==> flow/design.v <==
module AMBA_AXI_ram
#(
	parameter ID_WIDTH = 4,
	parameter ADDR_WIDTH = 8,
	parameter DATA_WIDTH = 16,
	parameter BRESP_WIDTH = 3,
	parameter WR_MEM_DELAY = 0,
	parameter RD_MEM_DELAY = 0
)
(
	clk,
	rst_n,
	s_axi_awvalid,
	s_axi_awready,
	s_axi_awid,
	s_axi_awaddr,
	s_axi_awlen,
	s_axi_awsize,
	s_axi_awburst, 							 
	s_axi_wvalid,
	s_axi_wready,
	s_axi_wdata,
	s_axi_wstrb, 
	s_axi_wlast,
	s_axi_bvalid,
	s_axi_bready,
	s_axi_bid,
	s_axi_bresp,
	s_axi_arvalid,
	s_axi_arready,
	s_axi_arid,
	s_axi_araddr,
	s_axi_arlen,
	s_axi_arsize,
	s_axi_arburst,
	s_axi_rvalid,
	s_axi_rready,
	s_axi_rid,
	s_axi_rdata,
	s_axi_rresp,
	s_axi_rlast
);
parameter STROBE_WIDTH = DATA_WIDTH/8;
parameter W_STATE_IDLE = 2'd0;
parameter W_STATE_BRUST = 2'd1;
parameter W_STATE_RESPON = 2'd2;
parameter R_STATE_IDLE = 1'd0;
parameter R_STATE_BRUST = 1'd1;
parameter MEM_ADDR_SIZE = ADDR_WIDTH - $clog2(STROBE_WIDTH);  
input 								clk, rst_n;
input 								s_axi_awvalid;
output reg 							s_axi_awready;
input [ID_WIDTH - 1 : 0] 			s_axi_awid;
input [ADDR_WIDTH - 1 : 0] 			s_axi_awaddr;
input [7:0] 						s_axi_awlen;
input [2:0] 						s_axi_awsize;
input [1:0] 						s_axi_awburst; 
input 								s_axi_wvalid;
output reg 							s_axi_wready;
input [DATA_WIDTH - 1 : 0] 			s_axi_wdata;
input [STROBE_WIDTH - 1 : 0]		s_axi_wstrb;
input 								s_axi_wlast;
output reg	 						s_axi_bvalid;
input 								s_axi_bready;
output [ID_WIDTH - 1 : 0] 			s_axi_bid;
output [BRESP_WIDTH - 1 : 0] 		s_axi_bresp;
input 								s_axi_arvalid;
output reg							s_axi_arready;
input [ID_WIDTH - 1 : 0] 			s_axi_arid;
input [ADDR_WIDTH - 1 : 0] 			s_axi_araddr;
input [7:0]							s_axi_arlen;
input [2:0]							s_axi_arsize;
input [1:0]							s_axi_arburst;
output reg							s_axi_rvalid;
input 								s_axi_rready;
output [ID_WIDTH - 1 : 0] 			s_axi_rid;
output reg [DATA_WIDTH - 1 : 0]		s_axi_rdata;
output [BRESP_WIDTH - 1 : 0]		s_axi_rresp;
output reg							s_axi_rlast;
integer i;
reg [1:0] W_state, W_next_state;  
reg R_state, R_next_state;
reg [DATA_WIDTH - 1 : 0] mem[(1 << MEM_ADDR_SIZE) - 1 : 0];  
reg [1+$clog2(WR_MEM_DELAY) : 0] wr_mem_delay_cnt;
reg [1+$clog2(RD_MEM_DELAY) : 0] rd_mem_delay_cnt;
wire wr_mem_done, rd_mem_done;
reg [ID_WIDTH - 1 : 0] 			s_axi_awid_reg;
reg [ADDR_WIDTH - 1 : 0] 		s_axi_awaddr_reg;
reg [2:0] 						s_axi_awsize_reg;
reg [1:0] 						s_axi_awburst_reg;
reg [7:0] wdata_index_cnt;
wire [MEM_ADDR_SIZE - 1 : 0] 	awaddr_mem, araddr_mem;
wire wr_data_hand_en, rd_data_hand_en;
reg [ID_WIDTH - 1 : 0] 			s_axi_arid_reg;
reg [ADDR_WIDTH - 1 : 0] 		s_axi_araddr_reg;
reg [2:0] 						s_axi_arsize_reg;
reg [1:0] 						s_axi_arburst_reg;
reg [7:0] rdata_index_cnt;
always@(*)begin
    case(W_state)
        W_STATE_IDLE:begin
			if(s_axi_awvalid && s_axi_awready)
				W_next_state = W_STATE_BRUST;
			else
				W_next_state = W_STATE_IDLE;
        end
        W_STATE_BRUST:begin
			if(wdata_index_cnt > 0 || ~wr_mem_done)
				W_next_state = W_STATE_BRUST;
			else
				W_next_state = W_STATE_RESPON;
        end
        W_STATE_RESPON:begin
            if(s_axi_bready)
				W_next_state = W_STATE_IDLE;
			else
				W_next_state = W_STATE_RESPON;
        end
		  default: W_next_state = W_STATE_IDLE;
    endcase
end
always@(posedge clk, negedge rst_n)begin
    if(~rst_n)begin
        W_state <= W_STATE_IDLE;
    end
    else begin
        W_state <= W_next_state;
    end
end
always@(posedge clk, negedge rst_n)begin
    if(~rst_n)begin
		  s_axi_awid_reg 	<= 0;
		  s_axi_awsize_reg	<= 0;
		  s_axi_awburst_reg	<= 0;
    end
    else begin
		if(W_state == W_STATE_IDLE & s_axi_awvalid & s_axi_awready)begin
			  s_axi_awid_reg 	<= s_axi_awid;
			  s_axi_awsize_reg	<= s_axi_awsize < ($clog2(STROBE_WIDTH)) ? s_axi_awsize : ($clog2(STROBE_WIDTH));
			  s_axi_awburst_reg	<= s_axi_awburst;
		end
    end
end
always@(posedge clk, negedge rst_n)begin
    if(~rst_n)begin
        wdata_index_cnt <= 0;
    end
    else begin
		if(W_state == W_STATE_IDLE && s_axi_awvalid && s_axi_awready)
			wdata_index_cnt <= s_axi_awlen;
		else if(wr_data_hand_en)
			wdata_index_cnt <= wdata_index_cnt - 1;
    end
end
always@(posedge clk, negedge rst_n)begin
    if(~rst_n)begin
        s_axi_awaddr_reg <= 0;
    end
    else begin
        if(W_state == W_STATE_IDLE && s_axi_awvalid && s_axi_awready)
			s_axi_awaddr_reg <= s_axi_awaddr;
		else if(wr_data_hand_en && wdata_index_cnt > 1 && s_axi_awburst_reg != 2'b00)
			s_axi_awaddr_reg <= s_axi_awaddr_reg + (1 << s_axi_awsize_reg);
    end
end
assign awaddr_mem = s_axi_awaddr_reg >> ($clog2(STROBE_WIDTH));
always@(posedge clk, negedge rst_n)begin
    if(~rst_n)begin
        s_axi_awready <= 0;
    end
    else begin
        if(W_state == W_STATE_IDLE)
			s_axi_awready <= 1;
		else
			s_axi_awready <= 0;
    end
end
assign wr_data_hand_en = (W_state == W_STATE_BRUST && s_axi_wready && s_axi_wvalid);
assign wr_mem_done = wr_mem_delay_cnt == WR_MEM_DELAY;
always@(posedge clk, negedge rst_n)begin
    if(~rst_n)begin
        s_axi_wready <= 0;
    end
    else begin
        if (W_state == W_STATE_IDLE && W_next_state == W_STATE_BRUST || W_state == W_STATE_BRUST && W_next_state != W_STATE_RESPON && wr_mem_done)
			s_axi_wready <= 1;
		else
			s_axi_wready <= 0;
    end
end
always@(posedge clk, negedge rst_n)begin
    if(~rst_n)begin
        wr_mem_delay_cnt <= 0;
    end
    else begin
		if(wr_mem_done)
			wr_mem_delay_cnt <= 0; 
		else if(wr_data_hand_en || W_state == W_STATE_BRUST && wr_mem_delay_cnt > 0)
        	wr_mem_delay_cnt <= wr_mem_delay_cnt + 1;
    end
end
always@(posedge clk, negedge rst_n)begin
    if(~rst_n)begin
        s_axi_bvalid <= 0;
    end
    else begin
        if (W_state != W_STATE_RESPON )
			s_axi_bvalid <= 0;
		else
			s_axi_bvalid <= 1;
    end
end
assign s_axi_bid = s_axi_awid_reg;
assign s_axi_bresp = {BRESP_WIDTH{1'b0}};
always@(*)begin
    case(R_state)
        R_STATE_IDLE:begin
			if(s_axi_arvalid && s_axi_arready)
				R_next_state = R_STATE_BRUST;
			else
				R_next_state = R_STATE_IDLE;
        end
        R_STATE_BRUST:begin
			if(rdata_index_cnt > 1 || ~rd_mem_done)
				R_next_state = R_STATE_BRUST;
			else
				R_next_state = R_STATE_IDLE;
        end
		default: R_next_state = R_STATE_IDLE;
    endcase
end
always@(posedge clk, negedge rst_n)begin
    if(~rst_n)begin
        R_state <= R_STATE_IDLE;
    end
    else begin
        R_state <= R_next_state;
    end
end
always@(posedge clk, negedge rst_n)begin
    if(~rst_n)begin
		  s_axi_arid_reg 	<= 0;
		  s_axi_arsize_reg	<= 0;
		  s_axi_arburst_reg	<= 0;
    end
    else begin
		if(R_state == R_STATE_IDLE & s_axi_arvalid & s_axi_arready)begin
			  s_axi_arid_reg 	<= s_axi_arid;
			  s_axi_arsize_reg	<= s_axi_arsize < ($clog2(STROBE_WIDTH)) ? s_axi_arsize : ($clog2(STROBE_WIDTH));
			  s_axi_arburst_reg	<= s_axi_arburst;
		end
    end
end
always@(posedge clk, negedge rst_n)begin
    if(~rst_n)begin
        rdata_index_cnt <= 0;
    end
    else begin
		if(R_state == R_STATE_IDLE && s_axi_arvalid && s_axi_arready)
			rdata_index_cnt <= s_axi_arlen;
		else if(rd_data_hand_en && rd_mem_done)
			rdata_index_cnt <= rdata_index_cnt - 1;
    end
end
always@(posedge clk, negedge rst_n)begin
    if(~rst_n)begin
        s_axi_araddr_reg <= 0;
    end
    else begin
        if(R_state == R_STATE_IDLE && s_axi_arvalid && s_axi_arready)
			s_axi_araddr_reg <= s_axi_araddr;
		else if(rd_data_hand_en && rd_mem_done && s_axi_arburst_reg != 2'b00)
			s_axi_araddr_reg <= s_axi_araddr_reg + (1 << s_axi_arsize_reg);
    end
end
assign araddr_mem = s_axi_araddr_reg >> ($clog2(STROBE_WIDTH));
always@(posedge clk, negedge rst_n)begin
    if(~rst_n)begin
        s_axi_arready <= 0;
    end
    else begin
        if(R_state == R_STATE_IDLE)
			s_axi_arready <= 1;
		else
			s_axi_arready <= 0;
    end
end
assign rd_data_hand_en = (R_state == R_STATE_BRUST && s_axi_rready);
assign rd_mem_done = rd_mem_delay_cnt == RD_MEM_DELAY;
always@(posedge clk, negedge rst_n)begin
    if(~rst_n)begin
        s_axi_rvalid <= 0;
    end
    else begin
        if (R_state == R_STATE_BRUST && rd_mem_done)
			s_axi_rvalid <= 1;
		else
			s_axi_rvalid <= 0;
    end
end
always@(posedge clk, negedge rst_n)begin
    if(~rst_n)begin
        rd_mem_delay_cnt <= 0;
    end
    else begin
		if(rd_mem_done)
			rd_mem_delay_cnt <= 0; 
		else if(rd_data_hand_en || R_state == R_STATE_BRUST && rd_mem_delay_cnt > 0)
        	rd_mem_delay_cnt <= rd_mem_delay_cnt + 1;
    end
end
assign s_axi_rid = s_axi_arid_reg;
assign s_axi_rresp = {BRESP_WIDTH{1'b0}};
always@(posedge clk, negedge rst_n)begin
    if(~rst_n)begin
        s_axi_rdata <= 0;
    end
    else begin
		if(rd_data_hand_en && rd_mem_done)
        	s_axi_rdata <= mem[araddr_mem];
    end
end
always@(posedge clk, negedge rst_n)begin
    if(~rst_n)begin
        s_axi_rlast <= 0;
    end
    else begin
		if(rdata_index_cnt == 1 && rd_mem_done)
        	s_axi_rlast <= 1;
		else
			s_axi_rlast <= 0;
    end
end
always@(posedge clk, negedge rst_n)begin
    if(~rst_n)begin
        for	(i=0; i<(1 << MEM_ADDR_SIZE);i=i+1)
			mem[i] <= 0;
    end
    else begin
        for(i=0; i<STROBE_WIDTH; i=i+1)begin
			if(wr_data_hand_en & s_axi_wstrb[i])
				mem[awaddr_mem][8*(i+1)-1 -: 8] <= s_axi_wdata[8*(i+1)-1 -: 8];
		end
    end
end
endmodule 
# == From RTL to reports: AMBA_AXI_ram ==
# Each step is given for the RTL above and for the edited RTL.
# Lines under "orig" count in the file above, lines under "edited" in the edited file.
# "diff": "edited" minus "orig" as printed here.
# Library cell names are shortened.
# The mark -- stands for no value.
# setup
design,AMBA_AXI_ram
clock,clk
lib,sky130hd
corner,tt_025C_1v80

# == Diff ==
# Unified diff, file above to edited file.
# This change comes from a script, not from a designer. The edited design behaves differently; no optimisation was intended.
# begin of diff
@@ -176,5 +176,5 @@
     end
 end
-assign wr_data_hand_en = (W_state == W_STATE_BRUST && s_axi_wready && s_axi_wvalid);
+assign wr_data_hand_en = (W_state == W_STATE_BRUST && s_axi_wready || s_axi_wvalid);
 assign wr_mem_done = wr_mem_delay_cnt == WR_MEM_DELAY;
 always@(posedge clk, negedge rst_n)begin
# end of diff

# == Word level ==
# Yosys after proc, flatten, opt, wreduce and memory -nomap, before mapping. Print and check cells are not counted. Equal cells are merged and count once.
# bits
item,orig,edited,diff
inputBits,76,76,0
regBits,2127,2127,0
wordCells,883,883,0
output_inout_bits,36,36,0
# op_classes
item,orig,edited,diff
add_sub_neg,6,6,0
n_shift,2,2,0
reduce_logical,294,294,0
n_logic,9,9,0
eq_ne,260,260,0
n_mux,28,28,0
n_cmp,7,7,0
# op_table
operator,orig,edited,diff
logical AND 1 bit,20,19,-1
logical OR 1 bit,5,6,1
# Operator kinds equal on both sides are left out: 31.

# == Longest topological paths ==
# Longest topological path by Yosys (ltp), each cell counted once; first at word level (registers and memories cut), then after technology mapping (sequential cells cut; the memories' decode and read muxes count).
# depth
item,orig,edited,diff
ltp_word,10,10,0
ABC_AREA,0,0,--
ltp_mapped,13,12,-1
depth_no_buf,11,11,0

# == Mapped cells and area ==
# The flow's flattened synthesis, as Yosys stat reports it; memories are mapped. The netlist is that of the ABC_AREA named above (0 if unset); the other value can give another one.
# mapped
item,orig,edited,diff
area_um2,94778.4,95122.5,344.1
n_buf,553,557,4
ffs,2128,2128,0
seq_area_um2,53252.3,53252.3,0.0
mapped_cells,7223,7282,59
# by_type
type,orig,edited,diff
nand2_1,430,290,-140
nor2_1,199,315,116
nand3_1,97,161,64
buf_2,94,128,34
clkbuf_1,402,370,-32
a32oi_1,103,128,25
and3_1,45,69,24
nor2_2,5,24,19
a31oi_1,16,33,17
a22o_1,90,76,-14
mux2_2,2070,2059,-11
a32o_1,28,17,-11
nor3_1,68,58,-10
mux2i_1,22,12,-10
a222oi_1,62,54,-8
nor4_1,47,55,8
a221oi_1,56,49,-7
a41oi_1,12,7,-5
# Cell types equal on both sides are left out: 15.
# The list need not be complete.

# == Worst setup path after synthesis ==
# OpenSTA on the mapped netlist: ideal clock, no wires. The path of least setup slack (recovery checks aside). Input and output delay are each 20% of the period. Register names are those of the netlist, which keeps one name where synthesis merged equal registers.
# synth_timing
item,orig,edited,diff
kind,in2reg,in2reg,--
startpoint,input s_axi_wvalid,input s_axi_wvalid,--
endpoint,register mem[32][0],register mem[108][0],--
t_required_ns,5.375,5.375,0.000
stages,7,7,0
t_first_pin_ns,1.100,1.100,0.000
period_ns,5.5,5.5,0.0
path_delay_ns,1.890,1.719,-0.171
input_delay_ns,1.100,1.100,0.000
t_arrival_ns,2.865,2.694,-0.171
setup_time_ns,0.125,0.125,0.000
path_slack_ns,2.511,2.682,0.171
n_path_buf,2,2,0
synth_period_reached_ns,2.989,2.818,-0.171
# "path_delay_ns" is the arrival time less input delay plus setup time.
# "stages": output pins that drive a net of the path, with the launching flip-flop's if there is one; two outputs of one cell count as two.
# "synth_period_reached_ns" is the clock period less the worst setup slack; recovery checks do not enter. This is arithmetic on one report: input and output delays are still those of the set period (20% each).
# The rows between start and end are the longest chain of elaborated cells between them; the timing report does not say that the signal goes this way. Where chains are equally long, one stands for them.
# A line is the first line of the expression or statement that the cell stems from. Yosys adds cells for indexed reads and writes and turns some case tables into memories.
# synth_between_orig
cell_sequence,and3_1 clkbuf_1 nand3_1 nor3_1 clkbuf_1 nand2_1 mux2_2
elab_chain_len,3
cone_cells,3
cone_lines,2
cone_classes,logic (1); reduce/logical (2)
# synth_rtl_orig
item,line_no,source
from (decl),58,input s_axi_wvalid;
logical AND 1 bit,178,assign wr_data_hand_en = (W_state == W_STATE_BRUST && s_axi_wready && s_axi_wvalid);
AND 1 bit,341,if(wr_data_hand_en & s_axi_wstrb[i])
AND reduction 2 bit,--,
to (assign),337,mem[i] <= 0;
to (assign),342,mem[awaddr_mem][8*(i+1)-1 -: 8] <= s_axi_wdata[8*(i+1)-1 -: 8];
to (decl),83,reg [DATA_WIDTH - 1 : 0] mem[(1 << MEM_ADDR_SIZE) - 1 : 0];
# synth_between_edited
cell_sequence,a21o_1 and3_1 clkbuf_1 nand2_1 clkbuf_1 nor2_1 mux2_2
elab_chain_len,3
cone_cells,3
cone_lines,2
cone_classes,logic (1); reduce/logical (2)
# synth_rtl_edited
item,line_no,source
from (decl),58,input s_axi_wvalid;
logical OR 1 bit,178,assign wr_data_hand_en = (W_state == W_STATE_BRUST && s_axi_wready || s_axi_wvalid);
AND 1 bit,341,if(wr_data_hand_en & s_axi_wstrb[i])
AND reduction 2 bit,--,
to (assign),337,mem[i] <= 0;
to (assign),342,mem[awaddr_mem][8*(i+1)-1 -: 8] <= s_axi_wdata[8*(i+1)-1 -: 8];
to (decl),83,reg [DATA_WIDTH - 1 : 0] mem[(1 << MEM_ADDR_SIZE) - 1 : 0];

# == Worst path after layout ==
# Path of least setup slack in the final report of each run of pair 1 (OpenROAD, finished layout, wires in). Where an end is a register, its clock arrival counts in the times.
# layout_timing
item,orig,edited,diff
kind,reg2reg,reg2reg,--
startpoint,register s_axi_araddr_reg[6],register s_axi_araddr_reg[5],--
endpoint,register s_axi_rdata[10],register s_axi_rdata[8],--
t_arrival_ns,5.74,5.77,0.03
t_required_ns,6.24,6.30,0.06
setup_time_ns,0.18,0.12,-0.06
stages,11,8,-3
t_first_pin_ns,0.92,0.93,0.01
n_path_buf,3,0,-3
period_ns,5.5,5.5,0.0
path_slack_ns,0.51,0.53,0.02
# The rows between start and end are the longest chain of elaborated cells between them; the timing report does not say that the signal goes this way. Where chains are equally long, one stands for them.
# A register here has more assigning lines than the two given.
# layout_between_orig
cell_sequence,dfrtp_2 buf_4 nand3b_4 buf_4 nor2_1 a22o_1 nor3_1 nand4_1 a2111oi_0 buf_4 a41oi_1
elab_chain_len,2
cone_cells,129
cone_lines,1
cone_classes,eq/ne (127); mux (1); reduce/logical (1)
# layout_rtl_orig
item,line_no,source
from (decl),95,reg [ADDR_WIDTH - 1 : 0] s_axi_araddr_reg;
from (assign),271,s_axi_araddr_reg <= s_axi_araddr;
from (assign),273,s_axi_araddr_reg <= s_axi_araddr_reg + (1 << s_axi_arsize_reg);
== test 7 bit,320,s_axi_rdata <= mem[araddr_mem];
parallel mux 16 bit (select 128 bit),320,
to (assign),316,s_axi_rdata <= 0;
to (assign),320,
to (decl),77,output reg [DATA_WIDTH - 1 : 0] s_axi_rdata;
# layout_between_edited
cell_sequence,dfrtp_2 nand3b_1 nor2_2 a22oi_1 nand3_1 nor4_1 nand3_1 o32a_1
elab_chain_len,2
cone_cells,129
cone_lines,1
cone_classes,eq/ne (127); mux (1); reduce/logical (1)
# layout_rtl_edited
item,line_no,source
from (decl),95,reg [ADDR_WIDTH - 1 : 0] s_axi_araddr_reg;
from (assign),271,s_axi_araddr_reg <= s_axi_araddr;
from (assign),273,s_axi_araddr_reg <= s_axi_araddr_reg + (1 << s_axi_arsize_reg);
== test 7 bit,320,s_axi_rdata <= mem[araddr_mem];
parallel mux 16 bit (select 128 bit),320,
to (assign),316,s_axi_rdata <= 0;
to (assign),320,
to (decl),77,output reg [DATA_WIDTH - 1 : 0] s_axi_rdata;

# == Flow runs ==
# Runs of the flow (Yosys, OpenROAD) on both versions; the two runs of a pair have the same settings. The constraints put input and output delay at 20% of the set period each and load the outputs with 0.01 pF.
# settings_pair_1
CORE_UTILIZATION,40
period_ns,5.5
CAP_MARGIN,20
CORE_MARGIN,2
SLEW_MARGIN,20
# results_pair_1
item,orig,edited,diff
setup_ws_ns,0.507,0.534,0.027
design_die_area_um2,240855.0,241725.0,870.0
synth_chip_area_um2,94778.4,95122.5,344.1
power.total_uw,42847,50977,8130
cell_area_final_um2,109175.0,111060.0,1885.0
utilization_pct,46.4,46.8,0.4
final_setup_tns_ns,0.000,0.000,0.000
period_less_ws_ns,4.993,4.966,-0.027
# settings_pair_2
CORE_ASPECT_RATIO,0.87
CORE_UTILIZATION,22
CTS_CLUSTER_DIAMETER,69
MAX_ROUTING_LAYER,met5
PLACE_DENSITY_LB_ADDON,0.23
TNS_END_PERCENT,15
period_ns,7.78
CAP_MARGIN,20
CORE_MARGIN,2
SLEW_MARGIN,20
# results_pair_2
item,orig,edited,diff
setup_ws_ns,2.155,2.693,0.538
design_die_area_um2,436092.0,437665.0,1573.0
synth_chip_area_um2,94778.4,95122.5,344.1
fin_hold_ws_ns,0.423,0.438,0.015
power.total_uw,31127,36489,5362
cell_area_final_um2,112540.0,113324.0,784.0
utilization_pct,26.3,26.3,0.0
final_setup_tns_ns,0.000,0.000,0.000
period_less_ws_ns,5.625,5.087,-0.538
# "period_less_ws_ns" means the clock period less the worst setup slack. The figure is calculated, with input and output delays left at 20% of the set period.
# "power.total_uw" is the tool's figure for a default switching activity; nothing was simulated.
